==> flow/design.v <==
module ALU(
    clk,
    rst_n,
    valid,
    ready,
    mode,
    in_A,
    in_B,
    out
);
    input         clk, rst_n;
    input         valid;
    input  [1:0]  mode;  
    output        ready;
    input  [31:0] in_A, in_B;
    output [63:0] out;
    parameter IDLE = 3'd0;
    parameter MUL  = 3'd1;
    parameter DIV  = 3'd2;
    parameter AND = 3'd3;
    parameter OR = 3'd4;
    parameter OUT  = 3'd5;
    reg  [ 2:0] state, state_nxt;
    reg  [ 4:0] counter, counter_nxt;
    reg  [63:0] shreg, shreg_nxt;
    reg  [31:0] alu_in, alu_in_nxt;
    reg  [32:0] alu_out;
    reg         ready;
    assign out = shreg;
    always @(*) begin
        if(state==OUT) ready = 1;
        else ready = 0;
    end
    always @(*) begin
        case(state)
            IDLE: begin
                if(!valid)                state_nxt = IDLE;
                else if(valid && mode==0) state_nxt = MUL;
                else if(valid && mode==1) state_nxt = DIV;
                else if(valid && mode==2) state_nxt = AND;
                else                      state_nxt = OR;
            end
            MUL : state_nxt = (counter==31) ? OUT : MUL;
            DIV : state_nxt = (counter==31) ? OUT : DIV;
            AND : state_nxt = OUT;
            OR  : state_nxt = OUT;
            OUT : state_nxt = IDLE;
            default : state_nxt = IDLE;
        endcase
    end
    always @(*) begin
        if(state==MUL && counter<31) begin
            counter_nxt = counter + 1;
        end
        else if(state==DIV && counter<31) begin
            counter_nxt = counter + 1;
        end
        else begin
            counter_nxt = 0;
        end
    end
    always @(*) begin
        case(state)
            IDLE: begin
                if (valid) begin
                    alu_in_nxt = in_B;
                end
                else begin
                    alu_in_nxt = 0;
                end
            end
            OUT : begin
                alu_in_nxt = 0;
            end
            default: begin
                alu_in_nxt = alu_in;
            end
        endcase
    end
    always @(*) begin
        case(state)
            IDLE: alu_out = 0;
            MUL : begin
                if(shreg[0]==1)
                    alu_out = alu_in + shreg[63:32];
                else
                    alu_out = shreg[63:32];
            end
            DIV : begin
                if(shreg[62:31]>=alu_in) begin
                    alu_out = shreg[62:31] - alu_in;
                end
                else begin 
                    alu_out = shreg[62:31];
                end
            end
            AND : alu_out = shreg[31:0] & alu_in;
            OR  : alu_out = shreg[31:0] | alu_in;
            OUT : alu_out = 0;
            default : alu_out = 0;
        endcase
    end
    always @(*) begin
        case(state)
            IDLE: begin
                if (valid) begin
                    shreg_nxt[31:0] = in_A;
                    shreg_nxt[63:32] = 32'b0;
                end
                else begin
                    shreg_nxt[31:0] = 0;
                    shreg_nxt[63:32] = 32'b0;
                end
            end
            MUL : begin
                shreg_nxt = {alu_out, shreg[31:1]};
            end
            DIV : begin
                shreg_nxt = {alu_out[31:0], shreg[30:0], (shreg[62:31]>=alu_in)};
            end
            AND : shreg_nxt = {31'b0, alu_out};
            OR  : shreg_nxt = {31'b0, alu_out};
            OUT :  
            shreg_nxt = shreg;
            default :  
            shreg_nxt = shreg;
        endcase
    end
    always @(posedge clk or negedge rst_n) begin
        if (!rst_n) begin
            state <= IDLE;
            counter <= 0;
            shreg <= 0;
            alu_in <= 0;
        end
        else begin
            state <= state_nxt;
            counter <= counter_nxt;
            shreg <= shreg_nxt;
            alu_in <= alu_in_nxt;
        end
    end
endmodule
### Tool chain data of ALU

What the tools print for ALU, step after step.
Lines are those of the file above, counted from 1.
Cell names lack the library's common part.
The mark - stands for no value.

| set-up | value |
|---|---|
| top | ALU |
| clock input | clk |
| library | sky130hd |
| timing corner | tt_025C_1v80 |

### After elaboration

Counts by Yosys on the flattened word-level netlist (proc, flatten, opt, wreduce; memories kept). Register bits leave out memories and registers merged into their read ports (data or address). Print and check cells are left out. Cells with the same type and inputs are merged into one.

| bit counts | value |
|---|---|
| flip-flop bits (word level) | 104 |
| latch bits | 0 |
| memory bits (writable) | 0 |
| ROM bits | 0 |
| clocked read ports x word width | 0 |
| memory cells | 0 |
| bits of input ports | 69 |
| output and inout port bits | 65 |
| word-level cells | 46 |

| operators by class | value |
|---|---|
| add/sub/neg operators | 3 |
| multipliers | 0 |
| divide/modulo/power cells | 0 |
| magnitude comparators | 2 |
| equal/unequal tests | 8 |
| shift-type cells | 0 |
| multiplexer cells | 17 |
| bitwise gates (word level) | 2 |
| reduce/logical cells | 10 |

Operator list:

| kind | number |
|---|---|
| parallel mux 64 bit (select 4 bit) | 1 |
| parallel mux 33 bit (select 3 bit) | 1 |
| 2-to-1 mux 33 bit | 2 |
| parallel mux 32 bit (select 2 bit) | 1 |
| 2-to-1 mux 32 bit | 2 |
| adder 32 x 32 -> 33 bit | 1 |
| subtractor 32 x 32 -> 33 bit | 1 |
| >= comparator 32 bit | 1 |
| AND 32 bit | 1 |
| OR 32 bit | 1 |
| 2-to-1 mux 3 bit | 6 |
| parallel mux 3 bit (select 4 bit) | 1 |
| 2-to-1 mux 5 bit | 2 |
| equality test 3 x 2 -> 1 bit (second input constant) | 2 |
| equality test 3 bit (second input constant) | 2 |
| logical AND 1 bit | 5 |
| adder 5 x 1 -> 5 bit (second input constant) | 1 |
| < comparator 5 bit (second input constant) | 1 |
| equality test 5 bit (second input constant) | 1 |
| nonzero test 4 bit | 1 |
| equality test 3 x 1 -> 1 bit (second input constant) | 1 |
| zero test 3 bit | 1 |
| equality test 2 x 1 -> 1 bit (second input constant) | 1 |
| equality test 2 bit (second input constant) | 1 |
| zero test 2 bit | 1 |
| nonzero test 2 bit | 1 |
| OR reduction 2 bit | 1 |
| 2-to-1 mux 1 bit | 1 |

### Longest topological paths

Depth = most cells in a row (Yosys ltp): at word level without a register or memory, in the mapped netlist without a sequential cell, where the memories' decode and read muxes count.

| logic depth | value |
|---|---|
| depth after elaboration | 7 |
| ABC_AREA | 0 |
| gate-level depth with buffers | 15 |
| gate-level depth less buffers | 13 |

### Netlist

Yosys stat after the flow's synthesis: flattened, memories mapped to cells. It holds for the ABC_AREA given above (unset counts as 0); a run with the other value may have another netlist.
The area totals of this step are shown rounded.

| synthesis totals | value |
|---|---|
| standard cells after synthesis | 1267 |
| synthesis area | 10000 sq um |
| sequential area | 2700 sq um |
| mapped flip-flops | 107 |
| buffers | 75 |

Cells by type:

| type | number | area in all (sq um) |
|---|---|---|
| dfrtp_1 | 106 | 2.65E+03 |
| ha_1 | 66 | 825.792 |
| o21ai_0 | 124 | 620.595 |
| a21oi_1 | 105 | 525.504 |
| nand2_1 | 122 | 457.939 |
| nand3_1 | 73 | 365.35 |
| nor2_1 | 95 | 356.592 |
| a22o_1 | 34 | 297.786 |
| a21o_1 | 35 | 262.752 |
| xnor2_1 | 30 | 262.752 |
| a222oi_1 | 25 | 250.24 |
| clkbuf_1 | 63 | 236.477 |
| inv_1 | 60 | 225.216 |
| a221o_1 | 18 | 180.173 |
| xor2_1 | 19 | 166.41 |
| mux2i_1 | 15 | 150.144 |
| a31oi_1 | 22 | 137.632 |
| a211oi_1 | 18 | 135.13 |

Other cell types: 67; their cells: 237.

### Timing after synthesis

Path of least setup slack by OpenSTA after synthesis, without wires, with an ideal clock, recovery checks aside; 20% of the period is set as input and as output delay. Where synthesis merged equal registers, the netlist keeps one of their names.

| timing path after synthesis | value |
|---|---|
| kind | flip-flop to flip-flop |
| from | reg shreg[50] |
| to | reg shreg[42] |
| clock period | 8.0 ns |
| library setup time | 0.124 ns |
| time at the first pin | 0.000 ns |
| arrival time | 3.015 ns |
| data required time | 7.876 ns |
| path slack | 4.861 ns |
| delay of the path | 3.139 ns |
| stages on the path | 14 |
| path buffers | 2 |
| synthesis period reached | 3.139 ns |

"delay of the path" = arrival - input delay + setup time.
"stages on the path" counts driving pins, that of a launching flip-flop among them; a cell with two outputs on the path counts twice.
"synthesis period reached" = period - worst setup slack (recovery checks aside). The figure is calculated, with input and output delays left at 20% of the set period.
Between the ends stands the longest chain of elaborated cells between them, by number of cells; it is not shown to be the way that was timed. Of several equally long chains one is given.
Each line given opens the expression or statement behind the cell; cells for indexed reads and writes are added by Yosys, which also makes memories of some case tables.

| on the way, after synthesis | value |
|---|---|
| cells stage by stage | dfrtp_1 ha_1 buf_2 and3_2 nand2_2 or4_4 o21ai_4 a31o_2 o21a_4 buf_6 mux2_1 a211o_1 o211ai_1 nand2_1 |
| cells in the longest elaborated chain | 4 |
| elaborated cells on any way between the ends | 4 |
| classes of those cells | compare (1); mux (3) |

RTL lines, path after synthesis:

| element | line | text |
|---|---|---|
| start: declaration | 25 | `reg  [63:0] shreg, shreg_nxt;` |
| start: assignment | 133 | `shreg <= 0;` |
| start: assignment | 139 | `shreg <= shreg_nxt;` |
| >= comparator 32 bit | 90 | `if(shreg[62:31]>=alu_in) begin` |
| 2-to-1 mux 33 bit | 90 |  |
| parallel mux 33 bit (select 3 bit) | 81 | `case(state)` |
| parallel mux 64 bit (select 4 bit) | 104 | `case(state)` |
| end: assignment | 133 |  |
| end: assignment | 139 |  |
| end: declaration | 25 |  |

### Worst path after layout

Path of least setup slack in the final report of run 1 (OpenROAD, finished layout, wires in). Where an end is a register, its clock arrival counts in the times.

| timing path post-layout | value |
|---|---|
| kind | flip-flop to flip-flop |
| from | reg alu_in[1] |
| to | reg shreg[22] |
| clock period | 5.12 ns |
| library setup time | 0.10 ns |
| time at the first pin | 0.42 ns |
| arrival time | 4.99 ns |
| data required time | 5.43 ns |
| path slack | 0.44 ns |
| stages on the path | 13 |
| path buffers | 1 |

Between the ends stands the longest chain of elaborated cells between them, by number of cells; it is not shown to be the way that was timed. Of several equally long chains one is given.

| on the way, post-layout | value |
|---|---|
| cells stage by stage | dfrtp_1 inv_1 ha_1 nor2b_1 o21bai_1 a31oi_2 o211ai_1 a21oi_2 o21ai_4 a31oi_1 o21ai_0 buf_4 a221o_1 |
| cells in the longest elaborated chain | 4 |
| elaborated cells on any way between the ends | 7 |
| classes of those cells | add/sub (2); compare (1); mux (4) |

RTL lines, path post-layout:

| element | line | text |
|---|---|---|
| start: declaration | 26 | `reg  [31:0] alu_in, alu_in_nxt;` |
| start: assignment | 134 | `alu_in <= 0;` |
| start: assignment | 140 | `alu_in <= alu_in_nxt;` |
| adder 32 x 32 -> 33 bit | 85 | `alu_out = alu_in + shreg[63:32];` |
| 2-to-1 mux 33 bit | 84 | `if(shreg[0]==1)` |
| parallel mux 33 bit (select 3 bit) | 81 | `case(state)` |
| parallel mux 64 bit (select 4 bit) | 104 | `case(state)` |
| end: assignment | 133 | `shreg <= 0;` |
| end: assignment | 139 | `shreg <= shreg_nxt;` |
| end: declaration | 25 | `reg  [63:0] shreg, shreg_nxt;` |

Appendix: measured runs

Module ALU, platform sky130hd: 3 stored runs of the flow (Yosys, OpenROAD) with differing settings, in no particular order. Input and output delays are each 20% of the period that was set; the output load is 0.01 pF.
"reached clock period" is the run's clock period less its worst setup slack. It is reckoned from that one timing run; input and output delays stay at 20% of the period that was set.
"time on the worst setup path" is the time allowed to the run's worst setup path (the clock period less input and output delay, where it has them) less its slack. Clock arrival times count: a late capture clock shortens it, a late launch clock lengthens it.
By "power" is meant OpenSTA's value without simulated activity: inputs other than the clock are taken to toggle once in ten clock periods, and the tool carries that through the logic.
Values from the reports are rounded here.
Settings: n/a = not set for that run.

| item | run 1 | run 2 | run 3 |
|---|---|---|---|
| CAP_MARGIN | 40 | 30 | 20 |
| CELL_PAD_IN_SITES_DETAIL_PLACEMENT | 2 | 1 | n/a |
| CELL_PAD_IN_SITES_GLOBAL_PLACEMENT | 1 | 1 | n/a |
| CORE_ASPECT_RATIO | 0.59 | n/a | n/a |
| CORE_MARGIN | 6 | 7 | 2 |
| CORE_UTILIZATION | 26 | 20 | 40 |
| GPL_TIMING_DRIVEN | 1 | 0 | n/a |
| HOLD_SLACK_MARGIN | 0.1 | n/a | n/a |
| MIN_ROUTING_LAYER | met2 | met2 | n/a |
| PLACE_DENSITY_LB_ADDON | 0.03 | n/a | n/a |
| period_ns | 5.12 | 4.58 | 8.0 |
| SLEW_MARGIN | 20 | 25 | 20 |
| ABC_AREA | n/a | 1 | n/a |
| CTS_CLUSTER_DIAMETER | n/a | 55 | n/a |
| MAX_ROUTING_LAYER | n/a | met4 | n/a |
| PLACE_DENSITY | n/a | 0.81 | n/a |
| SETUP_SLACK_MARGIN | n/a | 0.47 | n/a |
| TNS_END_PERCENT | n/a | 85 | n/a |
| standard-cell area of the final layout (sq um) | 12000 | 14000 | 12000 |
| time on the worst setup path (ns) | 4.68 | 3.57 | 3.95 |
| worst setup path kind | flip-flop to flip-flop | flip-flop to flip-flop | flip-flop to flip-flop |
| reached clock period (ns) | 4.680 | 3.569 | 3.945 |
| setup slack of the worst path (ns) | 0.44 | 1.0 | 4.1 |
| full die area (sq um) | 43000 | 64000 | 26000 |
| synthesis area (sq um) | 10000 | 11000 | 10000 |
| power (uW) | 10000 | 11000 | 5500 |
| utilization after routing (%) | 33 | 25 | 48 |
| sum of negative setup slack (ns) | 0.000 | 0.000 | 0.000 |
